==> flow/design.v <==
module CORDIC_tanInv_sqrt(
    output [15:0] X0,   
    output [15:0] Y0,   
    output [15:0] Z0,   
    input  [15:0] Xin,
    input  [15:0] Yin,
    input  [15:0] Zin,   
    input  clk
);
    wire signed [15:0] x_reg [15:0];
    wire signed [15:0] y_reg [15:0];
    wire signed [15:0] z_reg [15:0];
    wire [15:0] x_reg_sh [15:0];
    wire [15:0] y_reg_sh [15:0];
    wire [15:0] sum_x [15:0];
    wire [15:0] sum_y [15:0];
    wire [15:0] sum_z [15:0];
    wire [15:0] y_co;
    wire [15:0] alpha[15:0];
    assign alpha[0]  = 16'h1921;
    assign alpha[1]  = 16'h0ed6;
    assign alpha[2]  = 16'h07d6;
    assign alpha[3]  = 16'h03fa;
    assign alpha[4]  = 16'h01ff;
    assign alpha[5]  = 16'h00ff;
    assign alpha[6]  = 16'h007f;
    assign alpha[7]  = 16'h003f;
    assign alpha[8]  = 16'h001f;
    assign alpha[9]  = 16'h000f;
    assign alpha[10] = 16'h0007;
    assign alpha[11] = 16'h0003;
    assign alpha[12] = 16'h0001;
    assign alpha[13] = 16'h0001;
    assign alpha[14] = 16'h0001;
    assign alpha[15] = 16'h0000;
    Register rx0(x_reg[0], Xin, clk);
    Register ry0(y_reg[0], Yin, clk);
    Register rz0(z_reg[0], Zin, clk);
    assign x_reg_sh[0] = x_reg[0] >>> 0;
    assign y_reg_sh[0] = y_reg[0] >>> 0;
    not n0(y_co[0], y_reg[0][15]);   
    adder_sub ax0(sum_x[0], , x_reg[0], y_reg_sh[0], y_reg[0][15]);
    adder_sub ay0(sum_y[0], , y_reg[0], x_reg_sh[0], y_co[0]);
    adder_sub az0(sum_z[0], , z_reg[0], alpha[0], y_reg[0][15]);
    genvar i;
    generate
        for (i=1; i<16; i=i+1) begin : vectoring_stages
            Register rx(x_reg[i], sum_x[i-1], clk);
            Register ry(y_reg[i], sum_y[i-1], clk);
            Register rz(z_reg[i], sum_z[i-1], clk);
            assign x_reg_sh[i] = x_reg[i] >>> i;
            assign y_reg_sh[i] = y_reg[i] >>> i;
            not yn(y_co[i], y_reg[i][15]);
            adder_sub ax(sum_x[i], , x_reg[i], y_reg_sh[i], y_reg[i][15]);
            adder_sub ay(sum_y[i], , y_reg[i], x_reg_sh[i], y_co[i]);
            adder_sub az(sum_z[i], , z_reg[i], alpha[i], y_reg[i][15]);
        end
    endgenerate
    Register rx16(X0, sum_x[15], clk);
    Register ry16(Y0, sum_y[15], clk);
    Register rz16(Z0, sum_z[15], clk);
endmodule
module adder_sub(
    output signed [15:0] sum,
    output               carry,     
    input  signed [15:0] in1,
    input  signed [15:0] in2,
    input                cin        
);
    assign carry = 0;   
    assign sum = cin ? (in1 - in2) : (in1 + in2);
endmodule
module Register(
    output reg [15:0] q,
    input      [15:0] d,
    input             clk
);
    always @(posedge clk) begin
        q <= d;
    end
endmodule
==> reports on CORDIC_tanInv_sqrt <==
[Step by step through the tools: CORDIC_tanInv_sqrt]
Tool output for the design above before and after an edit, in the order of the flow.
"before" refers to lines of the RTL above, "after" to lines of the edited file.
"difference" is "after" less "before", of the values as shown; "rel. change" is that difference over "before", in percent.
Library cell names are shortened.
A cell with n/a has no value.
Set-up
  top: CORDIC_tanInv_sqrt
  clock input: clk
  standard-cell library: sky130hd
  library corner: tt_025C_1v80

[Diff]
The edit as a unified diff against the file above.
The edit is scripted: it alters the design's behaviour and was not made to optimise anything.
begin of diff
@@ -59,5 +59,8 @@
     Register rx16(X0, sum_x[15], clk);
     Register ry16(Y0, sum_y[15], clk);
-    Register rz16(Z0, sum_z[15], clk);
+    wire [15:0] Z0_a, Z0_b;
+    Register rz16(Z0_a, sum_z[15], clk);
+    Register rz16_x (Z0_b, ~(sum_z[15]), clk);
+    assign Z0 = Z0_a ^ Z0_b;
 endmodule
 module adder_sub(
end of diff

[Word-level counts]
Source: Yosys, flattened and elaborated. Widths are those after wreduce; folded enables and synchronous resets count as part of the registers. Registers that Yosys merges into a memory's read port (data or address) are not register bits. Print and check cells do not count. Equal cells are merged and count once.
Bit counts
  register bits: before 816, after 832, difference +16, rel. change +1.96%
  bits in latches: before 0, after 0, difference 0
  memory bits (writable): before 0, after 0, difference 0
  ROM bits: before 0, after 0, difference 0
  clocked read ports x word width: before 0, after 0, difference 0
  memory cells: before 0, after 0, difference 0
  input port bits: before 49, after 49, difference 0, rel. change 0.00%
  output and inout port bits: before 48, after 48, difference 0, rel. change 0.00%
Operators by class
  add/subtract/negate cells: before 93, after 93, difference 0, rel. change 0.00%
  multipliers: before 0, after 0, difference 0
  div/mod/pow operators: before 0, after 0, difference 0
  order comparisons: before 0, after 0, difference 0
  equality and inequality tests: before 0, after 0, difference 0
  shift-type cells: before 0, after 0, difference 0
  multiplexer cells: before 47, after 47, difference 0, rel. change 0.00%
  bitwise operators: before 0, after 2, difference +2
  reductions and logical operators: before 0, after 0, difference 0
Operator list
  inverter 16 bit: before 0, after 1, difference +1
  XOR 16 bit: before 0, after 1, difference +1
  2-to-1 mux 16 bit: before 47, after 47, difference 0, rel. change 0.00%
  adder 16 x 2 -> 16 bit (second input constant): before 3, after 3, difference 0, rel. change 0.00%
  subtractor 16 x 2 -> 16 bit (second input constant): before 3, after 3, difference 0, rel. change 0.00%
  adder 16 x 1 -> 16 bit: before 2, after 2, difference 0, rel. change 0.00%
  adder 16 x 10 -> 16 bit: before 2, after 2, difference 0, rel. change 0.00%
  adder 16 x 11 -> 16 bit: before 2, after 2, difference 0, rel. change 0.00%
  adder 16 x 12 -> 16 bit: before 2, after 2, difference 0, rel. change 0.00%
  adder 16 x 13 -> 16 bit: before 2, after 2, difference 0, rel. change 0.00%
  adder 16 x 14 -> 16 bit: before 2, after 2, difference 0, rel. change 0.00%
  adder 16 x 15 -> 16 bit: before 2, after 2, difference 0, rel. change 0.00%
  adder 16 x 2 -> 16 bit: before 2, after 2, difference 0, rel. change 0.00%
  adder 16 x 3 -> 16 bit: before 2, after 2, difference 0, rel. change 0.00%
  adder 16 x 4 -> 16 bit: before 2, after 2, difference 0, rel. change 0.00%
  adder 16 x 5 -> 16 bit: before 2, after 2, difference 0, rel. change 0.00%
  adder 16 x 6 -> 16 bit: before 2, after 2, difference 0, rel. change 0.00%
  adder 16 x 7 -> 16 bit: before 2, after 2, difference 0, rel. change 0.00%
  adder 16 x 8 -> 16 bit: before 2, after 2, difference 0, rel. change 0.00%
  adder 16 x 9 -> 16 bit: before 2, after 2, difference 0, rel. change 0.00%
  subtractor 16 x 1 -> 16 bit: before 2, after 2, difference 0, rel. change 0.00%
  subtractor 16 x 10 -> 16 bit: before 2, after 2, difference 0, rel. change 0.00%
  subtractor 16 x 11 -> 16 bit: before 2, after 2, difference 0, rel. change 0.00%
  subtractor 16 x 12 -> 16 bit: before 2, after 2, difference 0, rel. change 0.00%
  subtractor 16 x 13 -> 16 bit: before 2, after 2, difference 0, rel. change 0.00%
  subtractor 16 x 14 -> 16 bit: before 2, after 2, difference 0, rel. change 0.00%
  subtractor 16 x 15 -> 16 bit: before 2, after 2, difference 0, rel. change 0.00%
  subtractor 16 bit: before 2, after 2, difference 0, rel. change 0.00%
The list need not be complete.

[Logic depth]
Longest topological path by Yosys (ltp), each cell counted once; first at word level (registers and memories cut), then after technology mapping (sequential cells cut; the memories' decode and read muxes count).
Logic depth
  word-level depth: before 2, after 2, difference 0, rel. change 0.00%
  ABC_AREA: before 0, after 0
  gate-level depth with buffers: before 16, after 16, difference 0, rel. change 0.00%
  depth with buffers taken out: before 16, after 16, difference 0, rel. change 0.00%

[Mapped cells and area]
Yosys stat after the flow's synthesis: flattened, memories mapped to cells. It holds for the ABC_AREA given above (unset counts as 0); a run with the other value may have another netlist.
Cells by type
  dfxtp_1: before 815, after 831, difference +16, rel. change +1.96%
  nand2_1: before 271, after 286, difference +15, rel. change +5.54%
  nand2b_1: before 102, after 117, difference +15, rel. change +14.71%
  xor2_1: before 246, after 260, difference +14, rel. change +5.69%
  o21a_1: before 121, after 107, difference -14, rel. change -11.57%
  and3_1: before 47, after 33, difference -14, rel. change -29.79%
  nor3_1: before 108, after 119, difference +11, rel. change +10.19%
  o21bai_1: before 59, after 49, difference -10, rel. change -16.95%
  nand4_1: before 22, after 32, difference +10, rel. change +45.45%
  a21oi_1: before 589, after 598, difference +9, rel. change +1.53%
  a21o_1: before 226, after 217, difference -9, rel. change -3.98%
  or4_1: before 16, after 25, difference +9, rel. change +56.25%
  and2_1: before 17, after 25, difference +8, rel. change +47.06%
  o21ai_0: before 301, after 294, difference -7, rel. change -2.33%
  xnor2_1: before 527, after 533, difference +6, rel. change +1.14%
  a31oi_1: before 57, after 63, difference +6, rel. change +10.53%
  o311ai_0: before 12, after 18, difference +6, rel. change +50.00%
  o21ai_1: before 9, after 15, difference +6, rel. change +66.67%
The list need not be complete.
Mapped netlist
  cell count: before 5796, after 5877, difference +81, rel. change +1.40%
  synthesis area (um2): before 52223.8, after 52999.6, difference +775.8, rel. change +1.49%
  mapped flip-flops: before 815, after 831, difference +16, rel. change +1.96%
  buffers: before 66, after 66, difference 0, rel. change 0.00%
By module: a second synthesis without flattening, with its own total; a netlist apart from the flattened one above.
Unflattened totals
  cell total of the unflattened synthesis: before 7458, after 7506, difference +48, rel. change +0.64%
  area total of the unflattened synthesis (um2): before 64449.3, after 64969.8, difference +520.5, rel. change +0.81%
Each row is one instance without its submodules.
Modules, before
  adder_sub: instances 48, cells 138, area 1001.0 um2, sequential area 0.0 um2
  Register: instances 51, cells 16, area 320.3 um2, sequential area 320.3 um2
  CORDIC_tanInv_sqrt: instances 1, cells 18, area 67.6 um2, sequential area 0.0 um2
Modules, after
  adder_sub: instances 48, cells 138, area 1001.0 um2, sequential area 0.0 um2
  Register: instances 52, cells 16, area 320.3 um2, sequential area 320.3 um2
  CORDIC_tanInv_sqrt: instances 1, cells 50, area 267.8 um2, sequential area 0.0 um2

[Worst setup path after synthesis]
Path of least setup slack by OpenSTA after synthesis, without wires, with an ideal clock, recovery checks aside; 20% of the period is set as input and as output delay. Where synthesis merged equal registers, the netlist keeps one of their names.
Path after synthesis
  path type: before flip-flop to flip-flop, after flip-flop to flip-flop
  from: before reg vectoring_stages[14].ry.q[15], after reg vectoring_stages[11].ry.q[15]
  to: before reg vectoring_stages[15].ry.q[12], after reg vectoring_stages[12].rx.q[13]
  period (ns): before 7.0, after 7.0, difference 0.0, rel. change 0.00%
  setup time (ns): before 0.072, after 0.123, difference +0.051
  launch time at the first pin (ns): before 0.000, after 0.000, difference 0.000
  arrival (ns): before 3.515, after 3.369, difference -0.146, rel. change -4.15%
  data required time (ns): before 6.928, after 6.877, difference -0.051, rel. change -0.74%
  setup slack (ns): before 3.413, after 3.507, difference +0.094
  path delay (ns): before 3.587, after 3.492, difference -0.095, rel. change -2.65%
  driving pins on the path: before 12, after 13, difference +1, rel. change +8.33%
  buffers on the path: before 0, after 2, difference +2
  synthesis period reached (ns): before 3.587, after 3.493, difference -0.094, rel. change -2.62%
"path delay" is the arrival time less input delay plus setup time.
"driving pins on the path" counts driving pins, that of a launching flip-flop among them; a cell with two outputs on the path counts twice.
"synthesis period reached" is the clock period less the worst setup slack; recovery checks do not enter. This is arithmetic on one report: input and output delays are still those of the set period (20% each).
Between the ends stands the longest chain of elaborated cells between them, by number of cells; it is not shown to be the way that was timed. Of several equally long chains one is given.
Each line given opens the expression or statement behind the cell; cells for indexed reads and writes are added by Yosys, which also makes memories of some case tables.
On the way, after synthesis, before
  cell sequence: dfxtp_1 > inv_1 > o21ai_0 > ha_1 > a21o_1 > a21oi_1 > o21bai_1 > o311ai_0 > a21boi_0 > o21a_1 > nor2_1 > xnor2_1
  cells in the longest elaborated chain: 1
  elaborated cells on any way between the ends: 1
  classes of those cells: 1 x mux
RTL lines, path after synthesis, before
  start, declared: RTL line 74  | output reg [15:0] q,
  start, assigned: RTL line 79  | q <= d;
  2-to-1 mux 16 bit: RTL line 71  | assign sum = cin ? (in1 - in2) : (in1 + in2);
  end, assigned: RTL line 79
  end, declared: RTL line 74
On the way, after synthesis, after
  cell sequence: dfxtp_1 > clkbuf_1 > clkbuf_1 > mux2i_1 > ha_1 > nor2b_1 > o31a_1 > o31a_1 > o211a_1 > or3_1 > a21oi_1 > a21oi_1 > xor2_1
  cells in the longest elaborated chain: 2
  elaborated cells on any way between the ends: 3
  classes of those cells: 2 x add/sub; 1 x mux
RTL lines, path after synthesis, after
  start, declared: RTL line 77  | output reg [15:0] q,
  start, assigned: RTL line 82  | q <= d;
  adder 16 x 5 -> 16 bit: RTL line 74  | assign sum = cin ? (in1 - in2) : (in1 + in2);
  2-to-1 mux 16 bit: RTL line 74
  end, assigned: RTL line 82
  end, declared: RTL line 77

[Timing after layout]
From the final timing report of each run of pair A: the path of least setup slack in the routed layout; clock arrival at registers is part of the times.
Path after layout
  path type: before flip-flop to flip-flop, after flip-flop to flip-flop
  from: before reg vectoring_stages[11].ry.q[15], after reg vectoring_stages[13].ry.q[15]
  to: before reg vectoring_stages[12].ry.q[15], after reg vectoring_stages[14].ry.q[15]
  period (ns): before 7.0, after 7.0, difference 0.0, rel. change 0.00%
  setup time (ns): before 0.12, after 0.06, difference -0.06
  launch time at the first pin (ns): before 0.67, after 0.67, difference 0.00, rel. change 0.00%
  arrival (ns): before 4.21, after 4.54, difference +0.33, rel. change +7.84%
  data required time (ns): before 7.54, after 7.59, difference +0.05, rel. change +0.66%
  setup slack (ns): before 3.33, after 3.05, difference -0.28
  driving pins on the path: before 14, after 10, difference -4, rel. change -28.57%
  buffers on the path: before 1, after 0, difference -1, rel. change -100.00%
Between the ends stands the longest chain of elaborated cells between them, by number of cells; it is not shown to be the way that was timed. Of several equally long chains one is given.
On the way, after layout, before
  cell sequence: dfxtp_1 > buf_4 > clkinv_1 > nor2_1 > a21oi_1 > ha_1 > a21oi_1 > o21ai_0 > and3_1 > a221o_1 > a21oi_1 > o21ai_1 > a2111oi_0 > nor3_1
  cells in the longest elaborated chain: 2
  elaborated cells on any way between the ends: 3
  classes of those cells: 2 x add/sub; 1 x mux
RTL lines, path after layout, before
  start, declared: RTL line 74  | output reg [15:0] q,
  start, assigned: RTL line 79  | q <= d;
  subtractor 16 x 5 -> 16 bit: RTL line 71  | assign sum = cin ? (in1 - in2) : (in1 + in2);
  2-to-1 mux 16 bit: RTL line 71
  end, assigned: RTL line 79
  end, declared: RTL line 74
On the way, after layout, after
  cell sequence: dfxtp_1 > o21ai_0 > ha_1 > a2111oi_0 > o21ai_0 > a41oi_2 > o21bai_1 > a221o_1 > a21oi_1 > xor2_1
  cells in the longest elaborated chain: 2
  elaborated cells on any way between the ends: 3
  classes of those cells: 2 x add/sub; 1 x mux
RTL lines, path after layout, after
  start, declared: RTL line 77  | output reg [15:0] q,
  start, assigned: RTL line 82  | q <= d;
  subtractor 16 x 3 -> 16 bit: RTL line 74  | assign sum = cin ? (in1 - in2) : (in1 + in2);
  2-to-1 mux 16 bit: RTL line 74
  end, assigned: RTL line 82
  end, declared: RTL line 77

[Layout results]
Runs of the flow (Yosys, OpenROAD) on both versions; the two runs of a pair have the same settings. The constraints put input and output delay at 20% of the set period each and load the outputs with 0.01 pF.
Settings, pair A
  CORE_UTILIZATION: 45
  period_ns: 7.0
  CAP_MARGIN: 20
  CORE_MARGIN: 2
  SLEW_MARGIN: 20
Measured results, pair A
  chip area in the Yosys report (um2): before 52223.8, after 52999.6, difference +775.8, rel. change +1.49%
  area of the die (um2): before 118794.0, after 120537.0, difference +1743.0, rel. change +1.47%
  standard-cell area after routing (um2): before 58128.2, after 59239.3, difference +1111.1, rel. change +1.91%
  setup slack of the critical path (ns): before 3.335, after 3.055, difference -0.280
  sum of negative setup slack (ns): before 0.000, after 0.000, difference 0.000
  worst-case hold slack (ns): before 0.319, after 0.325, difference +0.006
  clock period reached (ns): before 3.665, after 3.945, difference +0.280, rel. change +7.64%
"clock period reached" is the run's clock period less its worst setup slack. It is reckoned from that one timing run; input and output delays stay at 20% of the period that was set.
